==> flow/design.v <==
`timescale 1ns / 1ps
module judge(
	input [63:0]num,
	output [15:0] judge
    );
assign judge[0] = (num[3:0]==4'b0000)?1'b0:1'b1;	
assign judge[1] = (num[7:4]==4'b0000)?1'b0:1'b1;
assign judge[2] = (num[11:8]==4'b0000)?1'b0:1'b1;
assign judge[3] = (num[15:12]==4'b0000)?1'b0:1'b1;
assign judge[4] = (num[19:16]==4'b0000)?1'b0:1'b1;
assign judge[5] = (num[23:20]==4'b0000)?1'b0:1'b1;
assign judge[6] = (num[27:24]==4'b0000)?1'b0:1'b1;
assign judge[7] = (num[31:28]==4'b0000)?1'b0:1'b1;
assign judge[8] = (num[35:32]==4'b0000)?1'b0:1'b1;
assign judge[9] = (num[39:36]==4'b0000)?1'b0:1'b1;
assign judge[10] = (num[43:40]==4'b0000)?1'b0:1'b1;
assign judge[11] = (num[47:44]==4'b0000)?1'b0:1'b1;
assign judge[12] = (num[51:48]==4'b0000)?1'b0:1'b1;
assign judge[13] = (num[55:52]==4'b0000)?1'b0:1'b1;
assign judge[14] = (num[59:56]==4'b0000)?1'b0:1'b1;
assign judge[15] = (num[63:60]==4'b0000)?1'b0:1'b1;
endmodule
`timescale 1ns / 1ps
module GameModeEazy(
input wire clk,
input wire rst,
input wire load,
input wire [63:0] load_board,
input wire [3:0]btn,
input wire [3:0]mode,
output wire [63:0] num,
output wire [15:0] judge
    );
reg [63:0] num_reg; 
reg [63:0] num_reg_last;
reg [3:0]position_reg;
reg [1:0]count;
assign num = num_reg;
judge m0(.num(num),.judge(judge));
always @ (posedge clk)
if (rst) begin
	num_reg = 64'b0001000000000000000000000000000000000000000000000000000000010000;
	count = 2'b00;
end
else if (load) begin
	num_reg = load_board;
end
else if (mode==4'b0011) begin
	if (count==2'b11) count=2'b00; else count=count+1'b1;
	num_reg_last=num_reg;
		if (btn[0]==1)
		begin		
			if (num_reg[3:0]==4'b0000)
				begin
					num_reg[3:0]=num_reg[19:16];
					num_reg[19:16]=4'b0000;
				end
			if (num_reg[7:4]==4'b0000)
				begin
					num_reg[7:4]=num_reg[23:20];
					num_reg[23:20]=4'b0000;
				end	
			if (num_reg[11:8]==4'b0000)
				begin
					num_reg[11:8]=num_reg[27:24];
					num_reg[27:24]=4'b0000;
				end	
			if (num_reg[15:12]==4'b0000)
				begin
					num_reg[15:12]=num_reg[31:28];
					num_reg[31:28]=4'b0000;
				end	
			if (num_reg[19:16]==4'b0000)
				begin
					num_reg[19:16]=num_reg[35:32];
					num_reg[35:32]=4'b0000;
				end
			if (num_reg[23:20]==4'b0000)
				begin
					num_reg[23:20]=num_reg[39:36];
					num_reg[39:36]=4'b0000;
				end	
			if (num_reg[27:24]==4'b0000)
				begin
					num_reg[27:24]=num_reg[43:40];
					num_reg[43:40]=4'b0000;
				end	
			if (num_reg[31:28]==4'b0000)
				begin
					num_reg[31:28]=num_reg[47:44];
					num_reg[47:44]=4'b0000;
				end	
			if (num_reg[3:0]==4'b0000)
				begin
					num_reg[3:0]=num_reg[19:16];
					num_reg[19:16]=4'b0000;
				end
			if (num_reg[7:4]==4'b0000)
				begin
					num_reg[7:4]=num_reg[23:20];
					num_reg[23:20]=4'b0000;
				end	
			if (num_reg[11:8]==4'b0000)
				begin
					num_reg[11:8]=num_reg[27:24];
					num_reg[27:24]=4'b0000;
				end	
			if (num_reg[15:12]==4'b0000)
				begin
					num_reg[15:12]=num_reg[31:28];
					num_reg[31:28]=4'b0000;
				end	
			if (num_reg[35:32]==4'b0000)
				begin
					num_reg[35:32]=num_reg[51:48];
					num_reg[51:48]=4'b0000;
				end
			if (num_reg[39:36]==4'b0000)
				begin
					num_reg[39:36]=num_reg[55:52];
					num_reg[55:52]=4'b0000;
				end	
			if (num_reg[43:40]==4'b0000)
				begin
					num_reg[43:40]=num_reg[59:56];
					num_reg[59:56]=4'b0000;
				end	
			if (num_reg[47:44]==4'b0000)
				begin
					num_reg[47:44]=num_reg[63:60];
					num_reg[63:60]=4'b0000;
				end		
			if (num_reg[19:16]==4'b0000)
				begin
					num_reg[19:16]=num_reg[35:32];
					num_reg[35:32]=4'b0000;
				end
			if (num_reg[23:20]==4'b0000)
				begin
					num_reg[23:20]=num_reg[39:36];
					num_reg[39:36]=4'b0000;
				end	
			if (num_reg[27:24]==4'b0000)
				begin
					num_reg[27:24]=num_reg[43:40];
					num_reg[43:40]=4'b0000;
				end	
			if (num_reg[31:28]==4'b0000)
				begin
					num_reg[31:28]=num_reg[47:44];
					num_reg[47:44]=4'b0000;
				end	
			if (num_reg[3:0]==4'b0000)
				begin
					num_reg[3:0]=num_reg[19:16];
					num_reg[19:16]=4'b0000;
				end
			if (num_reg[7:4]==4'b0000)
				begin
					num_reg[7:4]=num_reg[23:20];
					num_reg[23:20]=4'b0000;
				end	
			if (num_reg[11:8]==4'b0000)
				begin
					num_reg[11:8]=num_reg[27:24];
					num_reg[27:24]=4'b0000;
				end	
			if (num_reg[15:12]==4'b0000)
				begin
					num_reg[15:12]=num_reg[31:28];
					num_reg[31:28]=4'b0000;
				end	
			if (num_reg[3:0]==num_reg[19:16] && num_reg[3:0]!=4'b0000)
				begin
					num_reg[3:0]=num_reg[3:0]+1'b1;
					num_reg[19:16]=4'b0000;
				end
			if (num_reg[7:4]==num_reg[23:20] && num_reg[7:4]!=4'b0000)
				begin
					num_reg[7:4]=num_reg[7:4]+1'b1;
					num_reg[23:20]=4'b0000;
				end	
			if (num_reg[11:8]==num_reg[27:24] && num_reg[11:8]!=4'b0000)
				begin
					num_reg[11:8]=num_reg[11:8]+1'b1;
					num_reg[27:24]=4'b0000;
				end	
			if (num_reg[15:12]==num_reg[31:28] && num_reg[15:12]!=4'b0000)
				begin
					num_reg[15:12]=num_reg[15:12]+1'b1;
					num_reg[31:28]=4'b0000;
				end	
			if (num_reg[35:32]==num_reg[19:16] && num_reg[35:32]!=4'b0000)
				begin
					num_reg[19:16]=num_reg[19:16]+1'b1;
					num_reg[35:32]=4'b0000;
				end
			if (num_reg[23:20]==num_reg[39:36] && num_reg[23:20]!=4'b000)
				begin
					num_reg[23:20]=num_reg[23:20]+1'b1;
					num_reg[39:36]=4'b0000;
				end	
			if (num_reg[43:40]==num_reg[27:24] && num_reg[43:40]!=4'b0000)
				begin
					num_reg[27:24]=num_reg[27:24]+1'b1;
					num_reg[43:40]=4'b0000;
				end	
			if (num_reg[47:44]==num_reg[31:28] && num_reg[47:44]!=4'b0000)
				begin
					num_reg[31:28]=num_reg[31:28]+1'b1;
					num_reg[47:44]=4'b0000;
				end	
			if (num_reg[35:32]==num_reg[51:48] && num_reg[35:32]!=4'b0000)
				begin
					num_reg[35:32]=num_reg[35:32]+1'b1;
					num_reg[51:48]=4'b0000;
				end
			if (num_reg[55:52]==num_reg[39:36] && num_reg[55:52]!=4'b0000) 
				begin
					num_reg[39:36]=num_reg[39:36]+1'b1;
					num_reg[55:52]=4'b0000;
				end	
			if (num_reg[43:40]==num_reg[59:56] && num_reg[43:40]!=4'b0000)
				begin
					num_reg[43:40]=num_reg[43:40]+1'b1;
					num_reg[59:56]=4'b0000;
				end	
			if (num_reg[47:44]==num_reg[63:60] && num_reg[47:44]!=4'b0000)
				begin
					num_reg[47:44]=num_reg[47:44]+1'b1;
					num_reg[63:60]=4'b0000;
				end		
			if (num_reg[3:0]==4'b0000)
				begin
					num_reg[3:0]=num_reg[19:16];
					num_reg[19:16]=4'b0000;
				end
			if (num_reg[7:4]==4'b0000)
				begin
					num_reg[7:4]=num_reg[23:20];
					num_reg[23:20]=4'b0000;
				end	
			if (num_reg[11:8]==4'b0000)
				begin
					num_reg[11:8]=num_reg[27:24];
					num_reg[27:24]=4'b0000;
				end	
			if (num_reg[15:12]==4'b0000)
				begin
					num_reg[15:12]=num_reg[31:28];
					num_reg[31:28]=4'b0000;
				end	
			if (num_reg[19:16]==4'b0000)
				begin
					num_reg[19:16]=num_reg[35:32];
					num_reg[35:32]=4'b0000;
				end
			if (num_reg[23:20]==4'b0000)
				begin
					num_reg[23:20]=num_reg[39:36];
					num_reg[39:36]=4'b0000;
				end	
			if (num_reg[27:24]==4'b0000)
				begin
					num_reg[27:24]=num_reg[43:40];
					num_reg[43:40]=4'b0000;
				end	
			if (num_reg[31:28]==4'b0000)
				begin
					num_reg[31:28]=num_reg[47:44];
					num_reg[47:44]=4'b0000;
				end	
			if (num_reg[3:0]==4'b0000)
				begin
					num_reg[3:0]=num_reg[19:16];
					num_reg[19:16]=4'b0000;
				end
			if (num_reg[7:4]==4'b0000)
				begin
					num_reg[7:4]=num_reg[23:20];
					num_reg[23:20]=4'b0000;
				end	
			if (num_reg[11:8]==4'b0000)
				begin
					num_reg[11:8]=num_reg[27:24];
					num_reg[27:24]=4'b0000;
				end	
			if (num_reg[15:12]==4'b0000)
				begin
					num_reg[15:12]=num_reg[31:28];
					num_reg[31:28]=4'b0000;
				end	
			if (num_reg[35:32]==4'b0000)
				begin
					num_reg[35:32]=num_reg[51:48];
					num_reg[51:48]=4'b0000;
				end
			if (num_reg[39:36]==4'b0000)
				begin
					num_reg[39:36]=num_reg[55:52];
					num_reg[55:52]=4'b0000;
				end	
			if (num_reg[43:40]==4'b0000)
				begin
					num_reg[43:40]=num_reg[59:56];
					num_reg[59:56]=4'b0000;
				end	
			if (num_reg[47:44]==4'b0000)
				begin
					num_reg[47:44]=num_reg[63:60];
					num_reg[63:60]=4'b0000;
				end		
			if (num_reg[19:16]==4'b0000)
				begin
					num_reg[19:16]=num_reg[35:32];
					num_reg[35:32]=4'b0000;
				end
			if (num_reg[23:20]==4'b0000)
				begin
					num_reg[23:20]=num_reg[39:36];
					num_reg[39:36]=4'b0000;
				end	
			if (num_reg[27:24]==4'b0000)
				begin
					num_reg[27:24]=num_reg[43:40];
					num_reg[43:40]=4'b0000;
				end	
			if (num_reg[31:28]==4'b0000)
				begin
					num_reg[31:28]=num_reg[47:44];
					num_reg[47:44]=4'b0000;
				end	
			if (num_reg[3:0]==4'b0000)
				begin
					num_reg[3:0]=num_reg[19:16];
					num_reg[19:16]=4'b0000;
				end
			if (num_reg[7:4]==4'b0000)
				begin
					num_reg[7:4]=num_reg[23:20];
					num_reg[23:20]=4'b0000;
				end	
			if (num_reg[11:8]==4'b0000)
				begin
					num_reg[11:8]=num_reg[27:24];
					num_reg[27:24]=4'b0000;
				end	
			if (num_reg[15:12]==4'b0000)
				begin
					num_reg[15:12]=num_reg[31:28];
					num_reg[31:28]=4'b0000;
				end	
			end		
	else if (btn[1]==1)
		begin	
			if (num_reg[51:48]==4'b0000)
				begin
					num_reg[51:48]=num_reg[35:32];
					num_reg[35:32]=4'b0000;
				end
			if (num_reg[55:52]==4'b0000)
				begin
					num_reg[55:52]=num_reg[39:36];
					num_reg[39:36]=4'b0000;
				end	
			if (num_reg[59:56]==4'b0000)
				begin
					num_reg[59:56]=num_reg[43:40];
					num_reg[43:40]=4'b0000;
				end	
			if (num_reg[63:60]==4'b0000)
				begin
					num_reg[63:60]=num_reg[47:44];
					num_reg[47:44]=4'b0000;
				end	
			if (num_reg[35:32]==4'b0000)
				begin
					num_reg[35:32]=num_reg[19:16];
					num_reg[19:16]=4'b0000;
				end
			if (num_reg[39:36]==4'b0000)
				begin
					num_reg[39:36]=num_reg[23:20];
					num_reg[23:20]=4'b0000;
				end	
			if (num_reg[43:40]==4'b0000)
				begin
					num_reg[43:40]=num_reg[27:24];
					num_reg[27:24]=4'b0000;
				end	
			if (num_reg[47:44]==4'b0000)
				begin
					num_reg[47:44]=num_reg[31:28];
					num_reg[31:28]=4'b0000;
				end	
			if (num_reg[51:48]==4'b0000)
				begin
					num_reg[51:48]=num_reg[35:32];
					num_reg[35:32]=4'b0000;
				end
			if (num_reg[55:52]==4'b0000)
				begin
					num_reg[55:52]=num_reg[39:36];
					num_reg[39:36]=4'b0000;
				end	
			if (num_reg[59:56]==4'b0000)
				begin
					num_reg[59:56]=num_reg[43:40];
					num_reg[43:40]=4'b0000;
				end	
			if (num_reg[63:60]==4'b0000)
				begin
					num_reg[63:60]=num_reg[47:44];
					num_reg[47:44]=4'b0000;
				end	
			if (num_reg[19:16]==4'b0000)
				begin
					num_reg[19:16]=num_reg[3:0];
					num_reg[3:0]=4'b0000;
				end
			if (num_reg[23:20]==4'b0000)
				begin
					num_reg[23:20]=num_reg[7:4];
					num_reg[7:4]=4'b0000;
				end	
			if (num_reg[27:24]==4'b0000)
				begin
					num_reg[27:24]=num_reg[11:8];
					num_reg[11:8]=4'b0000;
				end	
			if (num_reg[31:28]==4'b0000)
				begin
					num_reg[31:28]=num_reg[15:12];
					num_reg[15:12]=4'b0000;
				end		
			if (num_reg[35:32]==4'b0000)
				begin
					num_reg[35:32]=num_reg[19:16];
					num_reg[19:16]=4'b0000;
				end
			if (num_reg[39:36]==4'b0000)
				begin
					num_reg[39:36]=num_reg[23:20];
					num_reg[23:20]=4'b0000;
				end	
			if (num_reg[43:40]==4'b0000)
				begin
					num_reg[43:40]=num_reg[27:24];
					num_reg[27:24]=4'b0000;
				end	
			if (num_reg[47:44]==4'b0000)
				begin
					num_reg[47:44]=num_reg[31:28];
					num_reg[31:28]=4'b0000;
				end	
			if (num_reg[51:48]==4'b0000)
				begin
					num_reg[51:48]=num_reg[35:32];
					num_reg[35:32]=4'b0000;
				end
			if (num_reg[55:52]==4'b0000)
				begin
					num_reg[55:52]=num_reg[39:36];
					num_reg[39:36]=4'b0000;
				end	
			if (num_reg[59:56]==4'b0000)
				begin
					num_reg[59:56]=num_reg[43:40];
					num_reg[43:40]=4'b0000;
				end	
			if (num_reg[63:60]==4'b0000)
				begin
					num_reg[63:60]=num_reg[47:44];
					num_reg[47:44]=4'b0000;
				end	
			if (num_reg[51:48]==num_reg[35:32] && num_reg[51:48]!=4'b0000)
				begin
					num_reg[51:48]=num_reg[51:48]+1'b1;
					num_reg[35:32]=4'b0000;
				end
			if (num_reg[55:52]==num_reg[39:36] && num_reg[55:52]!=4'b0000)
				begin
					num_reg[55:52]=num_reg[55:52]+1'b1;
					num_reg[39:36]=4'b0000;
				end	
			if (num_reg[59:56]==num_reg[43:40] && num_reg[59:56]!=4'b0000)
				begin
					num_reg[59:56]=num_reg[59:56]+1'b1;
					num_reg[43:40]=4'b0000;
				end	
			if (num_reg[63:60]==num_reg[47:44] && num_reg[63:60]!=4'b0000)
				begin
					num_reg[63:60]=num_reg[63:60]+1'b1;
					num_reg[47:44]=4'b0000;
				end	
			if (num_reg[35:32]==num_reg[19:16] && num_reg[35:32]!=4'b0000)
				begin
					num_reg[35:32]=num_reg[35:32]+1'b1;
					num_reg[19:16]=4'b0000;
				end
			if (num_reg[39:36]==num_reg[23:20] && num_reg[39:36]!=4'b0000)
				begin
					num_reg[39:36]=num_reg[39:36]+1'b1;
					num_reg[23:20]=4'b0000;
				end	
			if (num_reg[43:40]==num_reg[27:24] && num_reg[43:40]!=4'b0000)
				begin
					num_reg[43:40]=num_reg[43:40]+1'b1;
					num_reg[27:24]=4'b0000;
				end	
			if (num_reg[47:44]==num_reg[31:28] && num_reg[47:44]!=4'b0000)
				begin
					num_reg[47:44]=num_reg[47:44]+1'b1;
					num_reg[31:28]=4'b0000;
				end	
			if (num_reg[19:16]==num_reg[3:0] && num_reg[19:16]!=4'b0000)
				begin
					num_reg[19:16]=num_reg[19:16]+1'b1;
					num_reg[3:0]=4'b0000;
				end
			if (num_reg[23:20]==num_reg[7:4] && num_reg[23:20]!=4'b0000)
				begin
					num_reg[23:20]=num_reg[23:20]+1'b1;
					num_reg[7:4]=4'b0000;
				end	
			if (num_reg[27:24]==num_reg[11:8] && num_reg[27:24]!=4'b0000)
				begin
					num_reg[27:24]=num_reg[27:24]+1'b1;
					num_reg[11:8]=4'b0000;
				end	
			if (num_reg[31:28]==num_reg[15:12] && num_reg[31:28]!=4'b0000)
				begin
					num_reg[31:28]=num_reg[31:28]+1'b1;
					num_reg[15:12]=4'b0000;
				end		
			if (num_reg[51:48]==4'b0000)
				begin
					num_reg[51:48]=num_reg[35:32];
					num_reg[35:32]=4'b0000;
				end
			if (num_reg[55:52]==4'b0000)
				begin
					num_reg[55:52]=num_reg[39:36];
					num_reg[39:36]=4'b0000;
				end	
			if (num_reg[59:56]==4'b0000)
				begin
					num_reg[59:56]=num_reg[43:40];
					num_reg[43:40]=4'b0000;
				end	
			if (num_reg[63:60]==4'b0000)
				begin
					num_reg[63:60]=num_reg[47:44];
					num_reg[47:44]=4'b0000;
				end	
			if (num_reg[35:32]==4'b0000)
				begin
					num_reg[35:32]=num_reg[19:16];
					num_reg[19:16]=4'b0000;
				end
			if (num_reg[39:36]==4'b0000)
				begin
					num_reg[39:36]=num_reg[23:20];
					num_reg[23:20]=4'b0000;
				end	
			if (num_reg[43:40]==4'b0000)
				begin
					num_reg[43:40]=num_reg[27:24];
					num_reg[27:24]=4'b0000;
				end	
			if (num_reg[47:44]==4'b0000)
				begin
					num_reg[47:44]=num_reg[31:28];
					num_reg[31:28]=4'b0000;
				end	
			if (num_reg[51:48]==4'b0000)
				begin
					num_reg[51:48]=num_reg[35:32];
					num_reg[35:32]=4'b0000;
				end
			if (num_reg[55:52]==4'b0000)
				begin
					num_reg[55:52]=num_reg[39:36];
					num_reg[39:36]=4'b0000;
				end	
			if (num_reg[59:56]==4'b0000)
				begin
					num_reg[59:56]=num_reg[43:40];
					num_reg[43:40]=4'b0000;
				end	
			if (num_reg[63:60]==4'b0000)
				begin
					num_reg[63:60]=num_reg[47:44];
					num_reg[47:44]=4'b0000;
				end	
			if (num_reg[19:16]==4'b0000)
				begin
					num_reg[19:16]=num_reg[3:0];
					num_reg[3:0]=4'b0000;
				end
			if (num_reg[23:20]==4'b0000)
				begin
					num_reg[23:20]=num_reg[7:4];
					num_reg[7:4]=4'b0000;
				end	
			if (num_reg[27:24]==4'b0000)
				begin
					num_reg[27:24]=num_reg[11:8];
					num_reg[11:8]=4'b0000;
				end	
			if (num_reg[31:28]==4'b0000)
				begin
					num_reg[31:28]=num_reg[15:12];
					num_reg[15:12]=4'b0000;
				end		
			if (num_reg[35:32]==4'b0000)
				begin
					num_reg[35:32]=num_reg[19:16];
					num_reg[19:16]=4'b0000;
				end
			if (num_reg[39:36]==4'b0000)
				begin
					num_reg[39:36]=num_reg[23:20];
					num_reg[23:20]=4'b0000;
				end	
			if (num_reg[43:40]==4'b0000)
				begin
					num_reg[43:40]=num_reg[27:24];
					num_reg[27:24]=4'b0000;
				end	
			if (num_reg[47:44]==4'b0000)
				begin
					num_reg[47:44]=num_reg[31:28];
					num_reg[31:28]=4'b0000;
				end	
			if (num_reg[51:48]==4'b0000)
				begin
					num_reg[51:48]=num_reg[35:32];
					num_reg[35:32]=4'b0000;
				end
			if (num_reg[55:52]==4'b0000)
				begin
					num_reg[55:52]=num_reg[39:36];
					num_reg[39:36]=4'b0000;
				end	
			if (num_reg[59:56]==4'b0000)
				begin
					num_reg[59:56]=num_reg[43:40];
					num_reg[43:40]=4'b0000;
				end	
			if (num_reg[63:60]==4'b0000)
				begin
					num_reg[63:60]=num_reg[47:44];
					num_reg[47:44]=4'b0000;
				end	
			end	
	else if(btn[2]==1)
	begin
			if (num_reg[3:0]==4'b0000)
				begin
					num_reg[3:0]=num_reg[7:4];
					num_reg[7:4]=4'b0000;
				end
			if (num_reg[19:16]==4'b0000)
				begin
					num_reg[19:16]=num_reg[23:20];
					num_reg[23:20]=4'b0000;
				end	
			if (num_reg[35:32]==4'b0000)
				begin
					num_reg[35:32]=num_reg[39:36];
					num_reg[39:36]=4'b0000;
				end	
			if (num_reg[51:48]==4'b0000)
				begin
					num_reg[51:48]=num_reg[55:52];
					num_reg[55:52]=4'b0000;
				end	
			if (num_reg[7:4]==4'b0000)
				begin
					num_reg[7:4]=num_reg[11:8];
					num_reg[11:8]=4'b0000;
				end
			if (num_reg[23:20]==4'b0000)
				begin
					num_reg[23:20]=num_reg[27:24];
					num_reg[27:24]=4'b0000;
				end	
			if (num_reg[39:36]==4'b0000)
				begin
					num_reg[39:36]=num_reg[43:40];
					num_reg[43:40]=4'b0000;
				end	
			if (num_reg[55:52]==4'b0000)
				begin
					num_reg[55:52]=num_reg[59:56];
					num_reg[59:56]=4'b0000;
				end	
			if (num_reg[3:0]==4'b0000)
				begin
					num_reg[3:0]=num_reg[7:4];
					num_reg[7:4]=4'b0000;
				end
			if (num_reg[19:16]==4'b0000)
				begin
					num_reg[19:16]=num_reg[23:20];
					num_reg[23:20]=4'b0000;
				end	
			if (num_reg[35:32]==4'b0000)
				begin
					num_reg[35:32]=num_reg[39:36];
					num_reg[39:36]=4'b0000;
				end	
			if (num_reg[51:48]==4'b0000)
				begin
					num_reg[51:48]=num_reg[55:52];
					num_reg[55:52]=4'b0000;
				end	
			if (num_reg[11:8]==4'b0000)
				begin
					num_reg[11:8]=num_reg[15:12];
					num_reg[15:12]=4'b0000;
				end
			if (num_reg[27:24]==4'b0000)
				begin
					num_reg[27:24]=num_reg[31:28];
					num_reg[31:28]=4'b0000;
				end	
			if (num_reg[43:40]==4'b0000)
				begin
					num_reg[43:40]=num_reg[47:44];
					num_reg[47:44]=4'b0000;
				end	
			if (num_reg[59:56]==4'b0000)
				begin
					num_reg[59:56]=num_reg[63:60];
					num_reg[63:60]=4'b0000;
				end		
			if (num_reg[7:4]==4'b0000)
				begin
					num_reg[7:4]=num_reg[11:8];
					num_reg[11:8]=4'b0000;
				end
			if (num_reg[23:20]==4'b0000)
				begin
					num_reg[23:20]=num_reg[27:24];
					num_reg[27:24]=4'b0000;
				end	
			if (num_reg[39:36]==4'b0000)
				begin
					num_reg[39:36]=num_reg[43:40];
					num_reg[43:40]=4'b0000;
				end	
			if (num_reg[55:52]==4'b0000)
				begin
					num_reg[55:52]=num_reg[59:56];
					num_reg[59:56]=4'b0000;
				end	
			if (num_reg[3:0]==4'b0000)
				begin
					num_reg[3:0]=num_reg[7:4];
					num_reg[7:4]=4'b0000;
				end
			if (num_reg[19:16]==4'b0000)
				begin
					num_reg[19:16]=num_reg[23:20];
					num_reg[23:20]=4'b0000;
				end	
			if (num_reg[35:32]==4'b0000)
				begin
					num_reg[35:32]=num_reg[39:36];
					num_reg[39:36]=4'b0000;
				end	
			if (num_reg[51:48]==4'b0000)
				begin
					num_reg[51:48]=num_reg[55:52];
					num_reg[55:52]=4'b0000;
				end	
			if (num_reg[3:0]==num_reg[7:4] && num_reg[3:0]!=4'b0000)
				begin
					num_reg[3:0]=num_reg[3:0]+1'b1;
					num_reg[7:4]=4'b0000;
				end
			if (num_reg[19:16]==num_reg[23:20] && num_reg[19:16]!=4'b0000)
				begin
					num_reg[19:16]=num_reg[19:16]+1'b1;
					num_reg[23:20]=4'b0000;
				end	
			if (num_reg[35:32]==num_reg[39:36] && num_reg[35:32]!=4'b0000)
				begin
					num_reg[35:32]=num_reg[35:32]+1'b1;
					num_reg[39:36]=4'b0000;
				end	
			if (num_reg[51:48]==num_reg[55:52] && num_reg[51:48]!=4'b0000)
				begin
					num_reg[51:48]=num_reg[51:48]+1'b1;
					num_reg[55:52]=4'b0000;
				end	
			if (num_reg[7:4]==num_reg[11:8] && num_reg[7:4]!=4'b0000)
				begin
					num_reg[7:4]=num_reg[7:4]+1'b1;
					num_reg[11:8]=4'b0000;
				end
			if (num_reg[23:20]==num_reg[27:24] && num_reg[23:20]!=4'b0000)
				begin
					num_reg[23:20]=num_reg[23:20]+1'b1;
					num_reg[27:24]=4'b0000;
				end	
			if (num_reg[39:36]==num_reg[43:40] && num_reg[39:36]!=4'b0000)
				begin
					num_reg[39:36]=num_reg[39:36]+1'b1;
					num_reg[43:40]=4'b0000;
				end	
			if (num_reg[55:52]==num_reg[59:56] && num_reg[55:52]!=4'b0000)
				begin
					num_reg[55:52]=num_reg[55:52]+1'b1;
					num_reg[59:56]=4'b0000;
				end	
			if (num_reg[11:8]==num_reg[15:12] && num_reg[11:8]!=4'b0000)
				begin
					num_reg[11:8]=num_reg[11:8]+1'b1;
					num_reg[15:12]=4'b0000;
				end
			if (num_reg[27:24]==num_reg[31:28] && num_reg[27:24]!=4'b0000)
				begin
					num_reg[27:24]=num_reg[27:24]+1'b1;
					num_reg[31:28]=4'b0000;
				end	
			if (num_reg[43:40]==num_reg[47:44] && num_reg[43:40]!=4'b0000)
				begin
					num_reg[43:40]=num_reg[43:40]+1'b1;
					num_reg[47:44]=4'b0000;
				end	
			if (num_reg[59:56]==num_reg[63:60] && num_reg[59:56]!=4'b0000)
				begin
					num_reg[59:56]=num_reg[59:56]+1'b1;
					num_reg[63:60]=4'b0000;
				end		
			if (num_reg[3:0]==4'b0000)
				begin
					num_reg[3:0]=num_reg[7:4];
					num_reg[7:4]=4'b0000;
				end
			if (num_reg[19:16]==4'b0000)
				begin
					num_reg[19:16]=num_reg[23:20];
					num_reg[23:20]=4'b0000;
				end	
			if (num_reg[35:32]==4'b0000)
				begin
					num_reg[35:32]=num_reg[39:36];
					num_reg[39:36]=4'b0000;
				end	
			if (num_reg[51:48]==4'b0000)
				begin
					num_reg[51:48]=num_reg[55:52];
					num_reg[55:52]=4'b0000;
				end	
			if (num_reg[7:4]==4'b0000)
				begin
					num_reg[7:4]=num_reg[11:8];
					num_reg[11:8]=4'b0000;
				end
			if (num_reg[23:20]==4'b0000)
				begin
					num_reg[23:20]=num_reg[27:24];
					num_reg[27:24]=4'b0000;
				end	
			if (num_reg[39:36]==4'b0000)
				begin
					num_reg[39:36]=num_reg[43:40];
					num_reg[43:40]=4'b0000;
				end	
			if (num_reg[55:52]==4'b0000)
				begin
					num_reg[55:52]=num_reg[59:56];
					num_reg[59:56]=4'b0000;
				end	
			if (num_reg[3:0]==4'b0000)
				begin
					num_reg[3:0]=num_reg[7:4];
					num_reg[7:4]=4'b0000;
				end
			if (num_reg[19:16]==4'b0000)
				begin
					num_reg[19:16]=num_reg[23:20];
					num_reg[23:20]=4'b0000;
				end	
			if (num_reg[35:32]==4'b0000)
				begin
					num_reg[35:32]=num_reg[39:36];
					num_reg[39:36]=4'b0000;
				end	
			if (num_reg[51:48]==4'b0000)
				begin
					num_reg[51:48]=num_reg[55:52];
					num_reg[55:52]=4'b0000;
				end	
			if (num_reg[11:8]==4'b0000)
				begin
					num_reg[11:8]=num_reg[15:12];
					num_reg[15:12]=4'b0000;
				end
			if (num_reg[27:24]==4'b0000)
				begin
					num_reg[27:24]=num_reg[31:28];
					num_reg[31:28]=4'b0000;
				end	
			if (num_reg[43:40]==4'b0000)
				begin
					num_reg[43:40]=num_reg[47:44];
					num_reg[47:44]=4'b0000;
				end	
			if (num_reg[59:56]==4'b0000)
				begin
					num_reg[59:56]=num_reg[63:60];
					num_reg[63:60]=4'b0000;
				end		
			if (num_reg[7:4]==4'b0000)
				begin
					num_reg[7:4]=num_reg[11:8];
					num_reg[11:8]=4'b0000;
				end
			if (num_reg[23:20]==4'b0000)
				begin
					num_reg[23:20]=num_reg[27:24];
					num_reg[27:24]=4'b0000;
				end	
			if (num_reg[39:36]==4'b0000)
				begin
					num_reg[39:36]=num_reg[43:40];
					num_reg[43:40]=4'b0000;
				end	
			if (num_reg[55:52]==4'b0000)
				begin
					num_reg[55:52]=num_reg[59:56];
					num_reg[59:56]=4'b0000;
				end	
			if (num_reg[3:0]==4'b0000)
				begin
					num_reg[3:0]=num_reg[7:4];
					num_reg[7:4]=4'b0000;
				end
			if (num_reg[19:16]==4'b0000)
				begin
					num_reg[19:16]=num_reg[23:20];
					num_reg[23:20]=4'b0000;
				end	
			if (num_reg[35:32]==4'b0000)
				begin
					num_reg[35:32]=num_reg[39:36];
					num_reg[39:36]=4'b0000;
				end	
			if (num_reg[51:48]==4'b0000)
				begin
					num_reg[51:48]=num_reg[55:52];
					num_reg[55:52]=4'b0000;
				end	
		end	
	else if(btn[3]==1)
	begin		
			if (num_reg[15:12]==4'b0000)
				begin
					num_reg[15:12]=num_reg[11:8];
					num_reg[11:8]=4'b0000;
				end
			if (num_reg[31:28]==4'b0000)
				begin
					num_reg[31:28]=num_reg[27:24];
					num_reg[27:24]=4'b0000;
				end	
			if (num_reg[47:44]==4'b0000)
				begin
					num_reg[47:44]=num_reg[43:40];
					num_reg[43:40]=4'b0000;
				end	
			if (num_reg[63:60]==4'b0000)
				begin
					num_reg[63:60]=num_reg[59:56];
					num_reg[59:56]=4'b0000;
				end	
			if (num_reg[11:8]==4'b0000)
				begin
					num_reg[11:8]=num_reg[7:4];
					num_reg[7:4]=4'b0000;
				end
			if (num_reg[27:24]==4'b0000)
				begin
					num_reg[27:24]=num_reg[23:20];
					num_reg[23:20]=4'b0000;
				end	
			if (num_reg[43:40]==4'b0000)
				begin
					num_reg[43:40]=num_reg[39:36];
					num_reg[39:36]=4'b0000;
				end	
			if (num_reg[59:56]==4'b0000)
				begin
					num_reg[59:56]=num_reg[55:52];
					num_reg[55:52]=4'b0000;
				end	
			if (num_reg[15:12]==4'b0000)
				begin
					num_reg[15:12]=num_reg[11:8];
					num_reg[11:8]=4'b0000;
				end
			if (num_reg[31:28]==4'b0000)
				begin
					num_reg[31:28]=num_reg[27:24];
					num_reg[27:24]=4'b0000;
				end	
			if (num_reg[47:44]==4'b0000)
				begin
					num_reg[47:44]=num_reg[43:40];
					num_reg[43:40]=4'b0000;
				end	
			if (num_reg[63:60]==4'b0000)
				begin
					num_reg[63:60]=num_reg[59:56];
					num_reg[59:56]=4'b0000;
				end	
			if (num_reg[7:4]==4'b0000)
				begin
					num_reg[7:4]=num_reg[3:0];
					num_reg[3:0]=4'b0000;
				end
			if (num_reg[23:20]==4'b0000)
				begin
					num_reg[23:20]=num_reg[19:16];
					num_reg[19:16]=4'b0000;
				end	
			if (num_reg[39:36]==4'b0000)
				begin
					num_reg[39:36]=num_reg[35:32];
					num_reg[35:32]=4'b0000;
				end	
			if (num_reg[55:52]==4'b0000)
				begin
					num_reg[55:52]=num_reg[51:48];
					num_reg[51:48]=4'b0000;
				end		
			if (num_reg[11:8]==4'b0000)
				begin
					num_reg[11:8]=num_reg[7:4];
					num_reg[7:4]=4'b0000;
				end
			if (num_reg[27:24]==4'b0000)
				begin
					num_reg[27:24]=num_reg[23:20];
					num_reg[23:20]=4'b0000;
				end	
			if (num_reg[43:40]==4'b0000)
				begin
					num_reg[43:40]=num_reg[39:36];
					num_reg[39:36]=4'b0000;
				end	
			if (num_reg[59:56]==4'b0000)
				begin
					num_reg[59:56]=num_reg[55:52];
					num_reg[55:52]=4'b0000;
				end	
			if (num_reg[15:12]==4'b0000)
				begin
					num_reg[15:12]=num_reg[11:8];
					num_reg[11:8]=4'b0000;
				end
			if (num_reg[31:28]==4'b0000)
				begin
					num_reg[31:28]=num_reg[27:24];
					num_reg[27:24]=4'b0000;
				end	
			if (num_reg[47:44]==4'b0000)
				begin
					num_reg[47:44]=num_reg[43:40];
					num_reg[43:40]=4'b0000;
				end	
			if (num_reg[63:60]==4'b0000)
				begin
					num_reg[63:60]=num_reg[59:56];
					num_reg[59:56]=4'b0000;
				end	
			if (num_reg[15:12]==num_reg[11:8] && num_reg[15:12]!=4'b0000)
				begin
					num_reg[15:12]=num_reg[15:12]+1'b1;
					num_reg[11:8]=4'b0000;
				end
			if (num_reg[31:28]==num_reg[27:24] && num_reg[31:28]!=4'b0000)
				begin
					num_reg[31:28]=num_reg[31:28]+1'b1;
					num_reg[27:24]=4'b0000;
				end	
			if (num_reg[47:44]==num_reg[43:40] && num_reg[47:44]!=4'b0000)
				begin
					num_reg[47:44]=num_reg[47:44]+1'b1;
					num_reg[43:40]=4'b0000;
				end	
			if (num_reg[63:60]==num_reg[59:56] && num_reg[63:60]!=4'b0000)
				begin
					num_reg[63:60]=num_reg[63:60]+1'b1;
					num_reg[59:56]=4'b0000;
				end	
			if (num_reg[11:8]==num_reg[7:4] && num_reg[11:8]!=4'b0000)
				begin
					num_reg[11:8]=num_reg[11:8]+1'b1;
					num_reg[7:4]=4'b0000;
				end
			if (num_reg[27:24]==num_reg[23:20] && num_reg[27:24]!=4'b0000)
				begin
					num_reg[27:24]=num_reg[27:24]+1'b1;
					num_reg[23:20]=4'b0000;
				end	
			if (num_reg[43:40]==num_reg[39:36] && num_reg[43:40]!=4'b0000)
				begin
					num_reg[43:40]=num_reg[43:40]+1'b1;
					num_reg[39:36]=4'b0000;
				end	
			if (num_reg[59:56]==num_reg[55:52] && num_reg[59:56]!=4'b0000)
				begin
					num_reg[59:56]=num_reg[59:56]+1'b1;
					num_reg[55:52]=4'b0000;
				end	
			if (num_reg[7:4]==num_reg[3:0] && num_reg[7:4]!=4'b0000)
				begin
					num_reg[7:4]=num_reg[7:4]+1'b1;
					num_reg[3:0]=4'b0000;
				end
			if (num_reg[23:20]==num_reg[19:16] && num_reg[23:20]!=4'b0000)
				begin
					num_reg[23:20]=num_reg[23:20]+1'b1;
					num_reg[19:16]=4'b0000;
				end	
			if (num_reg[39:36]==num_reg[35:32] && num_reg[39:36]!=4'b0000)
				begin
					num_reg[39:36]=num_reg[39:36]+1'b1;
					num_reg[35:32]=4'b0000;
				end	
			if (num_reg[55:52]==num_reg[51:48] && num_reg[55:52]!=4'b0000)
				begin
					num_reg[55:52]=num_reg[55:52]+1'b1;
					num_reg[51:48]=4'b0000;
				end		
			if (num_reg[15:12]==4'b0000)
				begin
					num_reg[15:12]=num_reg[11:8];
					num_reg[11:8]=4'b0000;
				end
			if (num_reg[31:28]==4'b0000)
				begin
					num_reg[31:28]=num_reg[27:24];
					num_reg[27:24]=4'b0000;
				end	
			if (num_reg[47:44]==4'b0000)
				begin
					num_reg[47:44]=num_reg[43:40];
					num_reg[43:40]=4'b0000;
				end	
			if (num_reg[63:60]==4'b0000)
				begin
					num_reg[63:60]=num_reg[59:56];
					num_reg[59:56]=4'b0000;
				end	
			if (num_reg[11:8]==4'b0000)
				begin
					num_reg[11:8]=num_reg[7:4];
					num_reg[7:4]=4'b0000;
				end
			if (num_reg[27:24]==4'b0000)
				begin
					num_reg[27:24]=num_reg[23:20];
					num_reg[23:20]=4'b0000;
				end	
			if (num_reg[43:40]==4'b0000)
				begin
					num_reg[43:40]=num_reg[39:36];
					num_reg[39:36]=4'b0000;
				end	
			if (num_reg[59:56]==4'b0000)
				begin
					num_reg[59:56]=num_reg[55:52];
					num_reg[55:52]=4'b0000;
				end	
			if (num_reg[15:12]==4'b0000)
				begin
					num_reg[15:12]=num_reg[11:8];
					num_reg[11:8]=4'b0000;
				end
			if (num_reg[31:28]==4'b0000)
				begin
					num_reg[31:28]=num_reg[27:24];
					num_reg[27:24]=4'b0000;
				end	
			if (num_reg[47:44]==4'b0000)
				begin
					num_reg[47:44]=num_reg[43:40];
					num_reg[43:40]=4'b0000;
				end	
			if (num_reg[63:60]==4'b0000)
				begin
					num_reg[63:60]=num_reg[59:56];
					num_reg[59:56]=4'b0000;
				end	
			if (num_reg[7:4]==4'b0000)
				begin
					num_reg[7:4]=num_reg[3:0];
					num_reg[3:0]=4'b0000;
				end
			if (num_reg[23:20]==4'b0000)
				begin
					num_reg[23:20]=num_reg[19:16];
					num_reg[19:16]=4'b0000;
				end	
			if (num_reg[39:36]==4'b0000)
				begin
					num_reg[39:36]=num_reg[35:32];
					num_reg[35:32]=4'b0000;
				end	
			if (num_reg[55:52]==4'b0000)
				begin
					num_reg[55:52]=num_reg[51:48];
					num_reg[51:48]=4'b0000;
				end		
			if (num_reg[11:8]==4'b0000)
				begin
					num_reg[11:8]=num_reg[7:4];
					num_reg[7:4]=4'b0000;
				end
			if (num_reg[27:24]==4'b0000)
				begin
					num_reg[27:24]=num_reg[23:20];
					num_reg[23:20]=4'b0000;
				end	
			if (num_reg[43:40]==4'b0000)
				begin
					num_reg[43:40]=num_reg[39:36];
					num_reg[39:36]=4'b0000;
				end	
			if (num_reg[59:56]==4'b0000)
				begin
					num_reg[59:56]=num_reg[55:52];
					num_reg[55:52]=4'b0000;
				end	
			if (num_reg[15:12]==4'b0000)
				begin
					num_reg[15:12]=num_reg[11:8];
					num_reg[11:8]=4'b0000;
				end
			if (num_reg[31:28]==4'b0000)
				begin
					num_reg[31:28]=num_reg[27:24];
					num_reg[27:24]=4'b0000;
				end	
			if (num_reg[47:44]==4'b0000)
				begin
					num_reg[47:44]=num_reg[43:40];
					num_reg[43:40]=4'b0000;
				end	
			if (num_reg[63:60]==4'b0000)
				begin
					num_reg[63:60]=num_reg[59:56];
					num_reg[59:56]=4'b0000;
				end	
		end	
		if (num_reg !=num_reg_last) begin
		if (count==2'b00) position_reg=4'b0000;
		if (count==2'b01) position_reg=4'b0101;
		if (count==2'b10) position_reg=4'b1010;
		if (count==2'b11) position_reg=4'b1111;
		if (num_reg[4*position_reg+3]!=0 || num_reg[4*position_reg+2]!=0 || num_reg[4*position_reg+1]!=0 ||num_reg[4*position_reg]!=0) position_reg=(position_reg==4'b1111)?4'b0000:position_reg+1'b1;
		if (num_reg[4*position_reg+3]!=0 || num_reg[4*position_reg+2]!=0 || num_reg[4*position_reg+1]!=0 ||num_reg[4*position_reg]!=0) position_reg=(position_reg==4'b1111)?4'b0000:position_reg+1'b1;
		if (num_reg[4*position_reg+3]!=0 || num_reg[4*position_reg+2]!=0 || num_reg[4*position_reg+1]!=0 ||num_reg[4*position_reg]!=0) position_reg=(position_reg==4'b1111)?4'b0000:position_reg+1'b1;
		if (num_reg[4*position_reg+3]!=0 || num_reg[4*position_reg+2]!=0 || num_reg[4*position_reg+1]!=0 ||num_reg[4*position_reg]!=0) position_reg=(position_reg==4'b1111)?4'b0000:position_reg+1'b1;
		if (num_reg[4*position_reg+3]!=0 || num_reg[4*position_reg+2]!=0 || num_reg[4*position_reg+1]!=0 ||num_reg[4*position_reg]!=0) position_reg=(position_reg==4'b1111)?4'b0000:position_reg+1'b1;
		if (num_reg[4*position_reg+3]!=0 || num_reg[4*position_reg+2]!=0 || num_reg[4*position_reg+1]!=0 ||num_reg[4*position_reg]!=0) position_reg=(position_reg==4'b1111)?4'b0000:position_reg+1'b1;
		if (num_reg[4*position_reg+3]!=0 || num_reg[4*position_reg+2]!=0 || num_reg[4*position_reg+1]!=0 ||num_reg[4*position_reg]!=0) position_reg=(position_reg==4'b1111)?4'b0000:position_reg+1'b1;
		if (num_reg[4*position_reg+3]!=0 || num_reg[4*position_reg+2]!=0 || num_reg[4*position_reg+1]!=0 ||num_reg[4*position_reg]!=0) position_reg=(position_reg==4'b1111)?4'b0000:position_reg+1'b1;
		if (num_reg[4*position_reg+3]!=0 || num_reg[4*position_reg+2]!=0 || num_reg[4*position_reg+1]!=0 ||num_reg[4*position_reg]!=0) position_reg=(position_reg==4'b1111)?4'b0000:position_reg+1'b1;
		if (num_reg[4*position_reg+3]!=0 || num_reg[4*position_reg+2]!=0 || num_reg[4*position_reg+1]!=0 ||num_reg[4*position_reg]!=0) position_reg=(position_reg==4'b1111)?4'b0000:position_reg+1'b1;
		if (num_reg[4*position_reg+3]!=0 || num_reg[4*position_reg+2]!=0 || num_reg[4*position_reg+1]!=0 ||num_reg[4*position_reg]!=0) position_reg=(position_reg==4'b1111)?4'b0000:position_reg+1'b1;
		if (num_reg[4*position_reg+3]!=0 || num_reg[4*position_reg+2]!=0 || num_reg[4*position_reg+1]!=0 ||num_reg[4*position_reg]!=0) position_reg=(position_reg==4'b1111)?4'b0000:position_reg+1'b1;
		if (num_reg[4*position_reg+3]!=0 || num_reg[4*position_reg+2]!=0 || num_reg[4*position_reg+1]!=0 ||num_reg[4*position_reg]!=0) position_reg=(position_reg==4'b1111)?4'b0000:position_reg+1'b1;
		if (num_reg[4*position_reg+3]!=0 || num_reg[4*position_reg+2]!=0 || num_reg[4*position_reg+1]!=0 ||num_reg[4*position_reg]!=0) position_reg=(position_reg==4'b1111)?4'b0000:position_reg+1'b1;
		if (num_reg[4*position_reg+3]!=0 || num_reg[4*position_reg+2]!=0 || num_reg[4*position_reg+1]!=0 ||num_reg[4*position_reg]!=0) position_reg=(position_reg==4'b1111)?4'b0000:position_reg+1'b1;
		if (num_reg[4*position_reg+3]!=0 || num_reg[4*position_reg+2]!=0 || num_reg[4*position_reg+1]!=0 ||num_reg[4*position_reg]!=0) position_reg=(position_reg==4'b1111)?4'b0000:position_reg+1'b1;
		if (num_reg[3:0]>4'b0111 || num_reg[7:4]>4'b0111 || num_reg[11:8]>4'b0111 || num_reg[15:12]>4'b0111 || 
			 num_reg[19:16]>4'b0111 || num_reg[23:20]>4'b0111 || num_reg[27:24]>4'b0111 || num_reg[31:28]>4'b0111 ||
			 num_reg[35:32]>4'b0111 || num_reg[39:36]>4'b0111 || num_reg[43:40]>4'b0111 || num_reg[47:44]>4'b0111 ||
			 num_reg[51:48]>4'b0111 || num_reg[55:52]>4'b0111 || num_reg[59:56]>4'b0111 || num_reg[63:60]>4'b0111)
		num_reg[4*position_reg +: 4]=4'b0010;
		else
		num_reg[4*position_reg +: 4]=4'b0001;
	end	
end	
endmodule
==> reports on GameModeEazy <==
---- Reports on GameModeEazy ----
Each step is given for the RTL above and for the edited RTL.
Lines under "original" count in the file above, lines under "edited" in the edited file.
"change": "edited" minus "original" as printed here.
Cell names lack the library's common part.
Not given: n/a
design
  design top .............................. GameModeEazy
  clock port .............................. clk
  cell library ............................ sky130hd
  timing corner ........................... tt_025C_1v80

---- Edit of the RTL ----
Unified diff, file above to edited file.
This change comes from a script, not from a designer. The edited design behaves differently; no optimisation was intended.
begin of diff
@@ -30,6 +30,10 @@
 input wire [3:0]mode,
 output wire [63:0] num,
-output wire [15:0] judge
+output wire [15:0] judge_pad
     );
+wire [15:0] judge;
+reg [15:0] judge_p1;
+always @(posedge clk) judge_p1 <= judge;
+assign judge_pad = judge_p1;
 reg [63:0] num_reg; 
 reg [63:0] num_reg_last;
end of diff

---- Word level ----
Counts by Yosys on the flattened word-level netlist (proc, flatten, opt, wreduce; memories kept). Register bits leave out memories and registers merged into their read ports (data or address). Print and check cells are left out. Cells with the same type and inputs are merged into one.
storage and ports
  element                          original  edited  change
  register bits after elaboration  70        86      +16
  output and inout bits            80        80      0
  elaborated cells                 2891      2892    +1
cells by class
  element                        original  edited  change
  add/subtract/negate cells      114       114     0
  order comparisons              16        16      0
  equality and inequality tests  70        70      0
  shift-type cells               67        67      0
  multiplexer cells              2260      2260    0
  bitwise logic cells            6         6       0
  reduce/logical cells           355       355     0
Operator kinds equal on both sides are left out: 34.

---- Longest topological paths ----
Longest topological path by Yosys (ltp), each cell counted once; first at word level (registers and memories cut), then after technology mapping (sequential cells cut; the memories' decode and read muxes count).
depth
  element                        original  edited  change
  word-level depth               245       245     0
  ABC_AREA                       0         0       n/a
  depth in mapped cells          133       140     +7
  gate-level depth less buffers  119       127     +8

---- Netlist ----
Yosys stat after the flow's synthesis: flattened, memories mapped to cells. It holds for the ABC_AREA given above (unset counts as 0); a run with the other value may have another netlist.
cell types
  cell type  original  edited  change
  a21oi_1    620       479     -141
  a22oi_1    80        125     +45
  clkbuf_1   288       245     -43
  nand2_1    592       631     +39
  buf_4      24        56      +32
  mux2i_1    164       136     -28
  o21ai_0    368       395     +27
  o221ai_1   38        62      +24
  mux4_2     51        31      -20
  o2111ai_1  27        47      +20
  a222oi_1   18        36      +18
  buf_2      94        111     +17
  o22ai_1    75        92      +17
  a22o_1     67        51      -16
  dfxtp_1    66        82      +16
  o21ai_1    99        84      -15
  nor4_1     61        76      +15
  and2_1     96        110     +14
Cell types equal on both sides are left out: 21.
Not every row of either side is listed.
mapped netlist
  element                  original  edited   change
  mapped cells             6829      6907     +78
  chip area (Yosys) (um2)  44996.9   45738.9  +742.0
  flip-flop cells          69        85       +16
  buffers                  463       463      0
The figures by module come from a second, unflattened synthesis with its own total; it is not the netlist above.
unflattened totals
  element                                  original  edited   change
  cell total of the unflattened synthesis  7373      7229     -144
  area (unflattened synthesis) (um2)       47649.4   47325.4  -324.0
Each row is one instance without its submodules.
modules, original
  module        times used  cells  area (um2)  sequential area (um2)
  GameModeEazy  1           7357   47529.3     1411.4
  judge         1           16     120.1       0.0
modules, edited
  module        times used  cells  area (um2)  sequential area (um2)
  GameModeEazy  1           7213   47205.3     1731.7
  judge         1           16     120.1       0.0

---- Worst setup path after synthesis ----
Source: OpenSTA report_checks on the synthesized netlist (no wires, ideal clock, input and output delay 20% of the period each), path of least setup slack; recovery checks are left aside. Register names are those of the netlist, which keeps one name where synthesis merged equal registers.
timing path after synthesis
  element                        original             edited                change
  path type                      reg-to-reg           reg-to-reg            n/a
  start                          register num_reg[2]  register num_reg[57]  n/a
  end                            register num_reg[1]  register num_reg[36]  n/a
  period (ps)                    28000                28000                 0
  library setup time (ps)        128                  112                   -16
  time at the first pin (ps)     0                    0                     0
  arrival time (ps)              27735                27516                 -219
  required time (ps)             27872                27888                 +16
  path slack (ps)                138                  372                   +234
  delay of the path (ps)         27863                27628                 -235
  stages on the path             119                  122                   +3
  path buffers                   22                   19                    -3
  synthesis period reached (ps)  27862                27628                 -234
"delay of the path" = arrival - input delay + setup time.
"stages on the path" counts driving pins, that of a launching flip-flop among them; a cell with two outputs on the path counts twice.
"synthesis period reached" is the clock period less the worst setup slack; recovery checks do not enter. This is arithmetic on one report: input and output delays are still those of the set period (20% each).
At most two assigning lines are given for a register; there are more.
Lines with a computed index may be missing from the assigning lines.
between the ends, after synthesis, original
  cells stage by stage .................... dfxtp_1 -> buf_2 -> nor4_4 -> inv_2 -> buf_2 -> buf_2 -> buf_2 -> buf_6 -> clkbuf_1 -> a221oi_1 -> a21oi_1 -> ha_1 -> or4_1 -> o211ai_1 -> and3_1 -> buf_2 -> or2_1 -> clkbuf_1 -> [83 not listed] -> xnor2_1 -> inv_1 -> ha_1 -> a22oi_1 -> a211oi_1 -> nand3_1 -> o22ai_1 -> nor4_1 -> or4_1 -> a21oi_1 -> ha_1 -> or2_2 -> inv_1 -> nand4b_1 -> a2111oi_1 -> mux2_2 -> a221oi_1 -> nor2_1
RTL lines, path after synthesis, original
  element        line  text
  from (decl)    34    reg [63:0] num_reg;
  from (assign)  46    num_reg = load_board;
  from (assign)  55    num_reg[3:0]=num_reg[19:16];
  to (assign)    46
  to (assign)    55
  to (decl)      34
original: No chain of elaborated cells between the ends is given.
Some nets on the timed path still bear RTL names; the line given drives or declares the net.
nets with RTL names, path after synthesis, original
  signal    line  text
  judge[0]  6     assign judge[0] = (num[3:0]==4'b0000)?1'b0:1'b1;
between the ends, after synthesis, edited
  cells stage by stage .................... dfxtp_1 -> buf_2 -> nor4_4 -> inv_2 -> buf_1 -> clkbuf_1 -> nor3_1 -> clkbuf_1 -> a21oi_1 -> ha_1 -> o211ai_1 -> o21ai_0 -> o21ai_0 -> and3_1 -> buf_2 -> buf_1 -> nor2_1 -> inv_1 -> [86 not listed] -> a222oi_1 -> nand2b_1 -> a21oi_1 -> a221oi_4 -> nand2_4 -> mux2_2 -> o221a_2 -> o2bb2ai_1 -> mux2i_4 -> mux2i_1 -> nor2_1 -> ha_1 -> nor2_1 -> and2_1 -> buf_2 -> nand2_1 -> mux2_1 -> a2111oi_1
RTL lines, path after synthesis, edited
  element        line  text
  from (decl)    38    reg [63:0] num_reg;
  from (assign)  50    num_reg = load_board;
  from (assign)  372   num_reg[59:56]=num_reg[43:40];
  to (assign)    50
  to (assign)    124   num_reg[39:36]=num_reg[55:52];
  to (decl)      38
edited: No chain of elaborated cells between the ends is given.
nets with RTL names, path after synthesis, edited
  signal     line  text
  judge[14]  20    assign judge[14] = (num[59:56]==4'b0000)?1'b0:1'b1;

---- Worst path after layout ----
Path of least setup slack in the final report of the runs of set A (OpenROAD, finished layout, wires in). Where an end is a register, its clock arrival counts in the times.
The path's times are printed in steps of 10 ps; the period is the one set.
timing path after layout
  element                     original              edited                change
  path type                   reg-to-reg            input-to-reg          n/a
  start                       register num_reg[21]  input port btn[1]     n/a
  end                         register num_reg[44]  register num_reg[36]  n/a
  period (ps)                 28000                 28000                 0
  library setup time (ps)     110                   110                   0
  time at the first pin (ps)  420                   5600                  +5180
  arrival time (ps)           27260                 27560                 +300
  required time (ps)          28310                 28320                 +10
  path slack (ps)             1040                  760                   -280
  stages on the path          116                   82                    -34
  path buffers                20                    9                     -11
At most two assigning lines are given for a register; there are more.
Lines with a computed index may be missing from the assigning lines.
between the ends, after layout, original
  cells stage by stage .................... dfxtp_1 -> nor4_4 -> buf_6 -> xnor2_1 -> a22o_2 -> o41ai_4 -> a21oi_2 -> ha_1 -> o211ai_1 -> a31o_2 -> a21oi_4 -> nand2_1 -> ha_1 -> a2111oi_1 -> a22oi_1 -> o22ai_1 -> o221a_2 -> nand2_1 -> [80 not listed] -> o22ai_1 -> mux4_2 -> xnor2_4 -> buf_4 -> mux2i_1 -> o22ai_1 -> or4_1 -> a21oi_1 -> buf_4 -> nor2_1 -> ha_1 -> or2_2 -> a21o_1 -> nor4_2 -> buf_4 -> mux2i_1 -> a221oi_1 -> nor2_1
RTL lines, path after layout, original
  element        line  text
  from (decl)    34    reg [63:0] num_reg;
  from (assign)  46    num_reg = load_board;
  from (assign)  80    num_reg[23:20]=num_reg[39:36];
  to (assign)    46
  to (assign)    130   num_reg[47:44]=num_reg[63:60];
  to (decl)      34
original: No chain of elaborated cells between the ends is given.
between the ends, after layout, edited
  cells stage by stage .................... buf_2 -> nor2_1 -> nand2_1 -> nor2_2 -> a22oi_1 -> o21ai_0 -> a211oi_1 -> buf_4 -> a31o_2 -> o2111ai_1 -> o32ai_4 -> o21ai_4 -> buf_4 -> mux2_2 -> ha_1 -> or4_1 -> o211ai_1 -> mux2i_2 -> [46 not listed] -> buf_4 -> nand2b_1 -> a21oi_1 -> a221o_2 -> nor2_1 -> a31oi_1 -> o221a_2 -> o2bb2ai_2 -> mux2i_4 -> buf_4 -> mux2i_1 -> nor2_1 -> ha_1 -> nand2b_1 -> nor3_4 -> nand2_1 -> mux2_1 -> a2111oi_4
RTL lines, path after layout, edited
  element      line  text
  from (decl)  29    input wire [3:0]btn,
  to (assign)  50    num_reg = load_board;
  to (assign)  124   num_reg[39:36]=num_reg[55:52];
  to (decl)    38    reg [63:0] num_reg;
edited: No chain of elaborated cells between the ends is given.

---- Flow runs ----
Both versions went through the flow (Yosys, OpenROAD) with the same settings in each pair. Constraints: input delay and output delay 20% of the set period each, output load 0.01 pF.
flow settings, set A
  CORE_UTILIZATION ........................ 30
  GPL_ROUTABILITY_DRIVEN .................. 1
  period_ns ............................... 28.0
  CAP_MARGIN .............................. 20
  CORE_MARGIN ............................. 2
  SLEW_MARGIN ............................. 20
measured results, set A
  element                                       original  edited    change
  chip area after synthesis (Yosys) (um2)       44996.9   45738.9   +742.0
  die outline area (um2)                        153104.0  155603.0  +2499.0
  standard-cell area of the final layout (um2)  53441.3   53715.3   +274.0
  post-route utilization (%)                    35.8      35.4      -0.4
  worst slack on setup checks (ps)              1045      762       -283
  post-route setup TNS (ps)                     0         0         0
  worst hold slack after layout (ps)            571       580       +9
  period achieved (ps)                          26955     27238     +283
flow settings, set B
  ABC_AREA ................................ 0
  CELL_PAD_IN_SITES_GLOBAL_PLACEMENT ...... 3
  CORE_UTILIZATION ........................ 41
  CTS_CLUSTER_DIAMETER .................... 45
  CTS_CLUSTER_SIZE ........................ 70
  GPL_ROUTABILITY_DRIVEN .................. 0
  HOLD_SLACK_MARGIN ....................... -0.01
  SETUP_SLACK_MARGIN ...................... 5.0
  period_ns ............................... 48.8
  CAP_MARGIN .............................. 20
  CORE_MARGIN ............................. 2
  SLEW_MARGIN ............................. 20
measured results, set B
  element                                       original  edited    change
  chip area after synthesis (Yosys) (um2)       44996.9   45738.9   +742.0
  die outline area (um2)                        112416.0  114247.0  +1831.0
  standard-cell area of the final layout (um2)  48323.8   49114.6   +790.8
  post-route utilization (%)                    44.4      44.4      0.0
  worst slack on setup checks (ps)              12672     11547     -1125
  post-route setup TNS (ps)                     0         0         0
  worst hold slack after layout (ps)            575       568       -7
  period achieved (ps)                          36128     37253     +1125
"period achieved": clock period set for the run, less the worst setup slack. It is reckoned from that one timing run; input and output delays stay at 20% of the period that was set.
